==> flow/design.v <==
module dummydecoder(
    input [31:0] instr,       
    output reg [5:0] op,      
    output reg [4:0] rs1,     
    output reg [4:0] rs2,     
    output reg [4:0] rd,      
    input  [31:0] r_rv2,      
    output reg [31:0] rv2,    
    output reg we             
);
    always @* begin
        case({instr[14:12], instr[6:0]})
            10'b0000010011 : begin op = 0; rv2 = {{20{instr[31]}},instr[31:20]}; we = 1;end			 
            10'b0100010011 : begin op = 1; rv2 = {{20{instr[31]}},instr[31:20]}; we = 1;end			 
            10'b0110010011 : begin op = 2; rv2 = {{20{instr[31]}},instr[31:20]}; we = 1;end			 
            10'b1000010011 : begin op = 3; rv2 = {{20{instr[31]}},instr[31:20]}; we = 1;end			 
            10'b1100010011 : begin op = 4; rv2 = {{20{instr[31]}},instr[31:20]}; we = 1;end			 
            10'b1110010011 : begin op = 5; rv2 = {{20{instr[31]}},instr[31:20]}; we = 1;end			 
            10'b0010010011 : begin op = 6; rv2 = {{20{instr[31]}},instr[31:20]}; we = 1;end			 
            10'b1010010011 : begin op = instr[30] ? 8 : 7;  rv2 = instr[24:20]; we = 1;end	 
            10'b0000110011 : begin op = instr[30] ? 10 : 9; rv2 = r_rv2; we = 1;end	 
		    10'b0010110011 : begin op = 11; rv2 = r_rv2; we = 1;end			    
		    10'b0100110011 : begin op = 12; rv2 = r_rv2; we = 1;end			    
		    10'b0110110011 : begin op = 13; rv2 = r_rv2; we = 1;end			    
		    10'b1000110011 : begin op = 14; rv2 = r_rv2; we = 1;end			    
            10'b1010110011 : begin op = instr[30] ? 16 : 15; rv2 = r_rv2; we = 1;end	 
		    10'b1100110011 : begin op = 17; rv2 = r_rv2; we = 1;end			    
		    10'b1110110011 : begin op = 18; rv2 = r_rv2; we = 1;end			    
            10'b0000000011 : begin op = 19; rv2 = r_rv2; we = 1;end             
            10'b0010000011 : begin op = 20; rv2 = r_rv2; we = 1;end             
            10'b0100000011 : begin op = 21; rv2 = r_rv2; we = 1;end             
            10'b1000000011 : begin op = 22; rv2 = r_rv2; we = 1;end             
            10'b1010000011 : begin op = 23; rv2 = r_rv2; we = 1;end             
            10'b0000100011 : begin op = 24; rv2 = r_rv2; we = 0;end             
            10'b0010100011 : begin op = 25; rv2 = r_rv2; we = 0;end             
            10'b0100100011 : begin op = 26; rv2 = r_rv2; we = 0;end             
            10'b0001100011 : begin op = 31; rv2 = r_rv2; we = 0;end             
            10'b0011100011 : begin op = 32; rv2 = r_rv2; we = 0;end             
            10'b1001100011 : begin op = 33; rv2 = r_rv2; we = 0;end             
            10'b1011100011 : begin op = 34; rv2 = r_rv2; we = 0;end             
            10'b1101100011 : begin op = 35; rv2 = r_rv2; we = 0;end             
            10'b1111100011 : begin op = 36; rv2 = r_rv2; we = 0;end             
            10'b0001100111 : begin op = 30; rv2 = r_rv2; we = 1;end             
            default:begin
                 case (instr[6:0])
            7'b1101111 : begin op = 29; rv2 = r_rv2; we = 1;end             
            7'b0110111 : begin op = 27; rv2 = r_rv2; we = 1;end             
            7'b0010111 : begin op = 28; rv2 = r_rv2; we = 1;end             
                     default:begin op = 0; we = 0;rv2=r_rv2; end
        endcase
            end
	endcase
     rs1 = instr [19:15];
     rs2 = instr [24:20];
     rd  = instr [11:7];
    end
endmodule
module alu32(
    input [5:0] op,       
    input [31:0] rv1,     
    input [31:0] rv2,     
    output reg [31:0] rvout,   
    input [31:0] drdata,
    output reg [31:0] dwdata,
    output reg [3:0] dwe,
    input [31:0] daddr,
    input [31:0] iaddr,
    input [31:0] instr
);
    always @* begin
        case(op)
            0 : begin rvout = rv1 + rv2; dwe = 0; dwdata = 0; end   
            1 : begin rvout = $signed(rv1) < $signed(rv2); dwe = 0; dwdata = 0;end  
            2 : begin rvout = rv1 < rv2; dwe = 0; dwdata = 0;end  
            3 : begin rvout = rv1 ^ rv2; dwe = 0; dwdata = 0;end  
            4 : begin rvout = rv1 | rv2; dwe = 0; dwdata = 0;end  
            5 : begin rvout = rv1 & rv2; dwe = 0; dwdata = 0;end  
            6 : begin rvout = rv1 << rv2[4:0]; dwe = 0; dwdata = 0;end  
            7 : begin rvout = rv1 >> rv2[4:0]; dwe = 0; dwdata = 0;end  
            8 : begin rvout = $signed(rv1) >>> rv2[4:0]; dwe = 0; dwdata = 0;end  
            9 : begin rvout = rv1 + rv2; dwe = 0; dwdata = 0;end  
            10: begin rvout = rv1 - rv2; dwe = 0; dwdata = 0;end  
            11: begin rvout = rv1 << rv2[4:0]; dwe = 0; dwdata = 0;end  
            12: begin rvout = $signed(rv1) < $signed(rv2); dwe = 0; dwdata = 0;end  
            13: begin rvout = rv1 < rv2; dwe = 0; dwdata = 0;end  
            14: begin rvout = rv1 ^ rv2; dwe = 0; dwdata = 0;end  
            15: begin rvout = rv1 >> rv2[4:0]; dwe = 0; dwdata = 0;end  
            16: begin rvout = $signed(rv1) >>> rv2[4:0]; dwe = 0; dwdata = 0;end  
            17: begin rvout = rv1 | rv2; dwe = 0; dwdata = 0;end  
            18: begin rvout = rv1 & rv2; dwe = 0; dwdata = 0;end  
            19 : begin dwe = 0;dwdata = 0;            
            case (daddr[1:0])
                2'b00: rvout = {{24{drdata[7]}}, drdata[7:0]};    
                2'b01: rvout = {{24{drdata[15]}}, drdata[15:8]};  
                2'b10: rvout = {{24{drdata[23]}}, drdata[23:16]};
                2'b11: rvout = {{24{drdata[31]}}, drdata[31:24]};
                default : rvout = {{24{drdata[7]}}, drdata[7:0]};
            endcase
                end                                                      
            20 : begin  dwe = 0; dwdata = 0;
                case (daddr[1:0])
                    2'b00: rvout = {{16{drdata[15]}}, drdata[15:0]};
                    2'b10: rvout = {{16{drdata[31]}}, drdata[31:16]};
                    default : rvout = {{16{drdata[15]}}, drdata[15:0]};
                endcase
                end                                                      
            21 : begin rvout = drdata; dwe = 0; dwdata = 0; end                          
            22 : begin dwe = 0;dwdata = 0; 
                case (daddr[1:0])
                    2'b00: rvout = {{24{1'b0}}, drdata[7:0]};
                    2'b01: rvout = {{24{1'b0}}, drdata[15:8]};
                    2'b10: rvout = {{24{1'b0}}, drdata[23:16]};
                    2'b11: rvout = {{24{1'b0}}, drdata[31:24]};
                    default : rvout = {{24{1'b0}}, drdata[7:0]};
                endcase
                end                                                      
            23 : begin dwe = 0; dwdata = 0; 
                case (daddr[1:0])
                    2'b00: rvout = {{16{1'b0}}, drdata[15:0]};
                    2'b10: rvout = {{16{1'b0}}, drdata[31:16]};
                    default : rvout = {{16{1'b0}}, drdata[15:0]};
                endcase
                end                                                     
            24 : begin dwdata = {4{rv2[7:0]}}; rvout = 0;
                case(daddr[1:0])
                    2'b00: dwe = 4'b0001;         
                    2'b01: dwe = 4'b0010;         
                    2'b10: dwe = 4'b0100;         
                    2'b11: dwe = 4'b1000;         
                    default : dwe = 4'b0001; 
                endcase 
            end                                                             
            25 : begin dwdata = {2{rv2[15:0]}}; rvout = 0;
                case(daddr[1:0])
                    2'b00: dwe = 4'b0011;        
                    2'b10: dwe = 4'b1100;
                    default : dwe = 4'b0011;
                endcase
            end                                                              
            26 : begin dwdata = rv2; dwe = 4'b1111; rvout = 0; end                      
            27: begin rvout = {instr[31:12],{12{1'b0}}}; dwe = 0; dwdata = 0;end  
            28: begin rvout = iaddr + {instr[31:12],{12{1'b0}}}; dwe = 0; dwdata = 0;end  
            29: begin rvout = iaddr +4; dwe = 0; dwdata = 0;end  
            30: begin rvout = iaddr +4; dwe = 0; dwdata = 0;end  
            31: begin dwe = 0; dwdata = 0; rvout = 0; end       
            32: begin dwe = 0; rvout = 0; dwdata = 0; end  
            33: begin dwe = 0; rvout = 0; dwdata = 0; end  
            34: begin dwe = 0; rvout = 0; dwdata = 0; end  
            35: begin dwe = 0; rvout = 0; dwdata = 0; end  
            36: begin dwe = 0; rvout = 0; dwdata = 0; end  
            default : begin rvout =0; dwe = 0; dwdata = 0; end 
        endcase
    end
endmodule
module regfile(
    input [4:0] rs1,      
    input [4:0] rs2,      
    input [4:0] rd,       
    input we,             
    input [31:0] wdata,   
    output reg [31:0] rv1,    
    output reg [31:0] rv2,    
    input clk,             
    input [5:0] op,
    input [31:0] instr,
    output reg [31:0] daddr,
    input [31:0] iaddr
);
    reg [31:0] memory [0:31];
    always @* begin
        rv1 = (rs1 == 0) ? 32'd0 : memory[rs1];
        rv2 = (rs2 == 0) ? 32'd0 : memory[rs2];
        case(op)
            19,20,21,22,
            23: daddr = rv1 + {{20{instr[31]}},instr[31:20]};
            24,25,
            26: daddr = rv1 + {{ 20{instr[31]}},instr[31:25],instr[11:7]};
            default : daddr = 0;   
        endcase 
    end
    always @(posedge clk) begin   
        if(we == 1 & rd!= 0) begin
            memory[rd] <= wdata;
         end
    end
endmodule
module cpu (
    input clk, 
    input reset,
    output reg [31:0] iaddr,
    input [31:0] idata,
    output reg [31:0] daddr,
    input [31:0] drdata,
    output reg [31:0] dwdata,
    output reg [3:0] dwe
);
    wire [31:0] daddr1, dwdata1;  
    wire [3:0] dwe1;
    wire [5:0] op;
    wire [31:0] rv1, rv2, rvout, r_rv2, wdata;
    wire [4:0] rs1, rs2, rd;
    wire we;
    alu32 u1(
        .op(op),
        .rv1(rv1),            
        .rv2(rv2),
        .rvout(rvout),
        .drdata(drdata),      
        .dwdata(dwdata1),     
        .dwe(dwe1),
        .daddr(daddr1),
        .iaddr(iaddr),
        .instr(idata)
    );
    regfile u2(
        .rs1(rs1),
        .rs2(rs2),
        .rd(rd),
        .we(we),
        .wdata(rvout),
        .rv1(rv1),
        .rv2(r_rv2),
        .clk(clk),
        .op(op),
        .instr(idata),
        .daddr(daddr1)
    );
    dummydecoder u3(
        .instr(idata),
        .op(op),
        .rs1(rs1),
        .rs2(rs2),
        .rd(rd),
        .r_rv2(r_rv2),
        .rv2(rv2),
        .we(we)
    );
    always @* begin
        if (reset) begin
           daddr = 0;
           dwdata = 0;
           dwe = 0;
        end
        else begin
           daddr = daddr1;
           dwdata = dwdata1;
           dwe = dwe1;
        end
    end
    wire [31:0] imm_j = {{12{idata[31]}},idata[19:12],idata[20],idata[30:21],1'b0};
    wire [31:0] imm_b = {{20{idata[31]}},idata[7],idata[30:25],idata[11:8],1'b0};
    wire [31:0] jalr_t = rv1 + {{20{idata[31]}},idata[31:20]};
    reg  [31:0] pc_next;
    always @* begin  
        case(op)
            29 : pc_next = iaddr + imm_j;  
            30 : pc_next = {jalr_t[31:1], 1'b0};  
            31 : pc_next = (rv1 == rv2) ? iaddr + imm_b : iaddr + 4;  
            32 : pc_next = (rv1 != rv2) ? iaddr + imm_b : iaddr + 4;  
            33 : pc_next = ($signed(rv1) < $signed(rv2)) ? iaddr + imm_b : iaddr + 4;  
            34 : pc_next = ($signed(rv1) >= $signed(rv2)) ? iaddr + imm_b : iaddr + 4;  
            35 : pc_next = (rv1 < rv2) ? iaddr + imm_b : iaddr + 4;  
            36 : pc_next = (rv1 >= rv2) ? iaddr + imm_b : iaddr + 4;  
            default : pc_next = iaddr + 4;
        endcase
    end       
    always @(posedge clk) begin  
        if (reset) begin
            iaddr <= 0;
        end else begin
            iaddr <= pc_next;
        end
    end
endmodule
**Step by step through the tools: cpu**

What the tools print for cpu, step after step.
Lines are those of the file above, counted from 1.
Operators carry their Yosys type and port widths (W data, S select, Z words).
Cell names lack the library's common part.
A cell with - has no value.

- Design top: cpu
- Clock: clk
- Standard-cell library: sky130hd
- Timing corner: tt_025C_1v80

**Word level**

Source: Yosys, flattened and elaborated, memories not mapped. Widths are those after wreduce; folded enables and synchronous resets count as part of the registers. Registers that Yosys merges into a memory's read port (data or address) are not register bits. Print and check cells do not count.
Memory sizes are those after Yosys's memory passes, which may raise the word count (mostly to a power of two), join words into wider ones and drop unused or constant bits.

- Shifts and indexed selects: 3
- Order comparisons: 6
- Mux-type cells: 33
- Reductions and logical operators: 21
- Eq/ne operators: 75
- $add $sub $neg: 8
- Bitwise logic cells: 4

Operator list:

| operator | number |
|---|---|
| $pmux W32 S18 | 1 |
| $mux W32 | 12 |
| $pmux W32 S8 | 1 |
| $pmux W32 S4 | 2 |
| $add A32 B32 Y32 | 6 |
| $pmux W6 S31 | 1 |
| $eq A10 B10 Y1 const B | 14 |
| $lt A32 B32 Y1 | 4 |
| $pmux W32 S2 | 2 |
| $eq A6 B5 Y1 const B | 16 |
| $pmux W32 S3 | 1 |
| $ge A32 B32 Y1 | 2 |
| $eq A10 B9 Y1 const B | 6 |
| $eq A10 B8 Y1 const B | 5 |
| $eq A6 B4 Y1 const B | 8 |
| $add A32 B3 Y32 const B | 1 |
| $sub A32 B32 Y32 | 1 |
| $eq A32 B32 Y1 | 1 |
| $ne A32 B32 Y1 | 1 |
| $and A32 B32 Y32 | 1 |
| $or A32 B32 Y32 | 1 |
| $xor A32 B32 Y32 | 1 |
| $shl A32 B5 Y32 | 1 |
| $shr A32 B5 Y32 | 1 |
| $sshr A32 B5 Y32 | 1 |
| $eq A6 B6 Y1 const B | 5 |
| $eq A6 B3 Y1 const B | 4 |
| $reduce_or A22 Y1 | 1 |

Not listed: further kinds 30, cells in them 49.

- RAM bits: 1024
- Register bits: 32
- Memories: 1
- Cells after elaboration: 152

Memory list:

| name | depth | bits a word | read ports | write ports | RTL line | RTL |
|---|---|---|---|---|---|---|
| u2.memory | 32 | 32 | 2 | 1 | 169 | `reg [31:0] memory [0:31];` |

**Depth**

Longest topological path by Yosys (ltp), each cell counted once; first at word level (registers and memories cut), then after technology mapping (sequential cells cut; the memories' decode and read muxes count).

- Depth after elaboration: 10
- ABC_AREA: 0
- Mapped depth: 28
- Depth with buffers taken out: 20

**Synthesis result**

Yosys stat after the flow's synthesis: flattened, memories mapped to cells. It holds for the ABC_AREA given above (unset counts as 0); a run with the other value may have another netlist.
Totals and module areas in this step are rounded.

Cells by type:

| cell type | number | area in all (µm²) |
|---|---|---|
| edfxtp_1 | 1024 | 3.07E+04 |
| mux4_2 | 511 | 1.15E+04 |
| mux2i_1 | 257 | 2.57E+03 |
| ha_1 | 188 | 2.35E+03 |
| a21oi_1 | 386 | 1.93E+03 |
| nor2_1 | 356 | 1.34E+03 |
| nand2_1 | 308 | 1.16E+03 |
| o21ai_0 | 230 | 1.15E+03 |
| clkbuf_1 | 232 | 870.835 |
| xnor2_1 | 85 | 744.464 |
| mux2_2 | 62 | 698.17 |
| a221oi_1 | 78 | 683.155 |
| a21o_1 | 87 | 653.126 |
| a211oi_1 | 83 | 623.098 |
| dfxtp_1 | 31 | 620.595 |
| buf_2 | 112 | 560.538 |
| o22ai_1 | 82 | 512.992 |
| nand3_1 | 101 | 505.485 |

Not listed: further types 83, cells in them 1116.

- Buffers: 403
- Cell count: 5329
- Sequential area: 0.03137 mm²
- Mapped area: 0.06718 mm²
- Flip-flop cells: 1055

By module: a second synthesis without flattening, with its own total; a netlist apart from the flattened one above.

- Cell total of the unflattened synthesis: 5287
- Area total of the unflattened synthesis: 0.06925 mm²

Rows give one instance, submodules left out.

Modules:

| module | area (mm²) | cells | instances |
|---|---|---|---|
| regfile | 0.04875 | 2268 | 1 |
| alu32 | 0.01164 | 1761 | 1 |
| cpu | 0.007689 | 1090 | 1 |
| dummydecoder | 0.001177 | 168 | 1 |

**Path before layout**

Path of least setup slack by OpenSTA after synthesis, without wires, with an ideal clock, recovery checks aside; 20% of the period is set as input and as output delay. Where synthesis merged equal registers, the netlist keeps one of their names.

- Path kind: input to output
- Start point: input port idata[17]
- End point: output port daddr[28]
- Slack: 1.970 ns
- Delay of the path: 4.630 ns
- Launch time at the first pin: 2.200 ns
- Required time: 8.800 ns
- Input delay: 2.200 ns
- Stages on the path: 23
- Output delay: 2.200 ns
- Clock period: 11.0 ns
- Arrival time: 6.830 ns
- Period reached after synthesis: 9.03 ns

"delay of the path" = arrival - input delay + setup time.
At an output port there is no setup time.
"stages on the path": output pins that drive a net of the path, with the launching flip-flop's if there is one; two outputs of one cell count as two.
"period reached after synthesis" = period - worst setup slack (recovery checks aside). The figure is calculated, with input and output delays left at 20% of the set period.
The rows between start and end are the longest chain of elaborated cells between them; the timing report does not say that the signal goes this way. Where chains are equally long, one stands for them.
Each line given opens the expression or statement behind the cell; cells for indexed reads and writes are added by Yosys, which also makes memories of some case tables.
A memory read counts as a cell of the chain, while the word-level depth stops at memories.

- Cell sequence: buf_4 > buf_2 > buf_2 > buf_2 > buf_2 > buf_2 > a211oi_1 > nor4_1 > ha_1 > inv_1 > fa_1 > nor2b_1 > o21ai_0 > a21boi_0 > o21ai_0 > nand2b_1 > buf_1 > a21o_1 > a21oi_1 > o21ai_0 > a31oi_1 > o22ai_1 > mux2_2
- Length of the longest elaborated chain: 5

Ends and longest elaborated chain, after synthesis:

| item | RTL line | RTL |
|---|---|---|
| from (decl) | 191 | `input [31:0] idata,` |
| $mem_v2 Z32 W32 | 169 | `reg [31:0] memory [0:31];` |
| $mux W32 | 171 | `rv1 = (rs1 == 0) ? 32'd0 : memory[rs1];` |
| $add A32 B32 Y32 | 177 | `26: daddr = rv1 + {{ 20{instr[31]}},instr[31:25],instr[11:7]};` |
| $pmux W32 S2 | 173 | `case(op)` |
| $mux W32 | 239 | `if (reset) begin` |
| to (decl) | 192 | `output reg [31:0] daddr,` |

**Worst path after layout**

From the final timing report of flow run A: the path of least setup slack in the routed layout; clock arrival at registers is part of the times.

- Path kind: input to output
- Start point: input port idata[15]
- End point: output port daddr[21]
- Clock period: 11.0 ns
- Arrival time: 8.18 ns
- Launch time at the first pin: 2.20 ns
- Input delay: 2.20 ns
- Output delay: 2.20 ns
- Stages on the path: 15
- Slack: 0.62 ns
- Required time: 8.80 ns

The rows between start and end are the longest chain of elaborated cells between them; the timing report does not say that the signal goes this way. Where chains are equally long, one stands for them.
A memory read counts as a cell of the chain, while the word-level depth stops at memories.

- Cell sequence: buf_8 > buf_4 > mux4_2 > mux2_2 > a2111oi_0 > nor3_2 > ha_1 > nand4_1 > nor3_1 > a21o_1 > a31oi_1 > xnor2_1 > nand2_1 > o21ai_0 > clkdlybuf4s50_1
- Length of the longest elaborated chain: 5

Ends and longest elaborated chain, after layout:

| item | RTL line | RTL |
|---|---|---|
| from (decl) | 191 | `input [31:0] idata,` |
| $mem_v2 Z32 W32 | 169 | `reg [31:0] memory [0:31];` |
| $mux W32 | 171 | `rv1 = (rs1 == 0) ? 32'd0 : memory[rs1];` |
| $add A32 B32 Y32 | 177 | `26: daddr = rv1 + {{ 20{instr[31]}},instr[31:25],instr[11:7]};` |
| $pmux W32 S2 | 173 | `case(op)` |
| $mux W32 | 239 | `if (reset) begin` |
| to (decl) | 192 | `output reg [31:0] daddr,` |

cpu through Yosys and OpenROAD on sky130hd: 3 stored runs, unordered, with their settings and measured results. The constraints put input and output delay at 20% of the set period each and load the outputs with 0.01 pF.
By "achieved period" is meant the clock period of the run minus its worst setup slack. This is arithmetic on one report: input and output delays are still those of the set period (20% each).
"allowed time less slack (worst setup path)" means the part of the period allowed to the worst setup path (the constraints hold back 20% at inputs and 20% at outputs) less its slack; where the path has registers, the arrival times of their clocks count too.
"total power after layout" rests on the timing tool's default activity at the inputs, not on a simulated workload.
The results are shown rounded.

### Flow run A

Settings: `CAP_MARGIN=15`, `CELL_PAD_IN_SITES_GLOBAL_PLACEMENT=2`, `CORE_MARGIN=6`, `CORE_UTILIZATION=50`, `HOLD_SLACK_MARGIN=0.3`, `PLACE_DENSITY=0.9`, `SLEW_MARGIN=15`, `TNS_END_PERCENT=80`, `period_ns=11.0`

- Allowed time less slack (worst setup path): 5.98 ns
- Class of the worst setup path: input to output
- Achieved period: 10.377 ns
- Total power after layout: 12.05 mW
- Die area: 0.1433 mm²
- Area of the standard cells in the finished layout: 0.07521 mm²
- Setup slack of the worst path: 0.623 ns
- Setup total negative slack: 0.000 ns
- Post-layout utilization: 0.568
- Worst hold slack in the final report: 0.755 ns
- Yosys chip area after synthesis: 0.06718 mm²

### Flow run B

Settings: `CELL_PAD_IN_SITES_GLOBAL_PLACEMENT=0`, `CORE_UTILIZATION=49`, `CTS_CLUSTER_DIAMETER=100`, `PLACE_DENSITY_LB_ADDON=0.1`, `SLEW_MARGIN=25`, `period_ns=7.43`, `CAP_MARGIN=20`, `CORE_MARGIN=2`

- Allowed time less slack (worst setup path): 4.44 ns
- Class of the worst setup path: input to output
- Achieved period: 7.408 ns
- Total power after layout: 19.51 mW
- Die area: 0.1401 mm²
- Area of the standard cells in the finished layout: 0.08317 mm²
- Setup slack of the worst path: 0.022 ns
- Setup total negative slack: 0.000 ns
- Post-layout utilization: 0.612
- Worst hold slack in the final report: 0.849 ns
- Yosys chip area after synthesis: 0.06718 mm²

### Flow run C

Settings: `CORE_UTILIZATION=40`, `PLACE_DENSITY=0.6`, `period_ns=15.2`, `CAP_MARGIN=20`, `CORE_MARGIN=2`, `SLEW_MARGIN=20`

- Allowed time less slack (worst setup path): 6.98 ns
- Class of the worst setup path: input to output
- Achieved period: 13.063 ns
- Total power after layout: 8.869 mW
- Die area: 0.1712 mm²
- Area of the standard cells in the finished layout: 0.07572 mm²
- Setup slack of the worst path: 2.137 ns
- Setup total negative slack: 0.000 ns
- Post-layout utilization: 0.453
- Worst hold slack in the final report: 0.786 ns
- Yosys chip area after synthesis: 0.06718 mm²
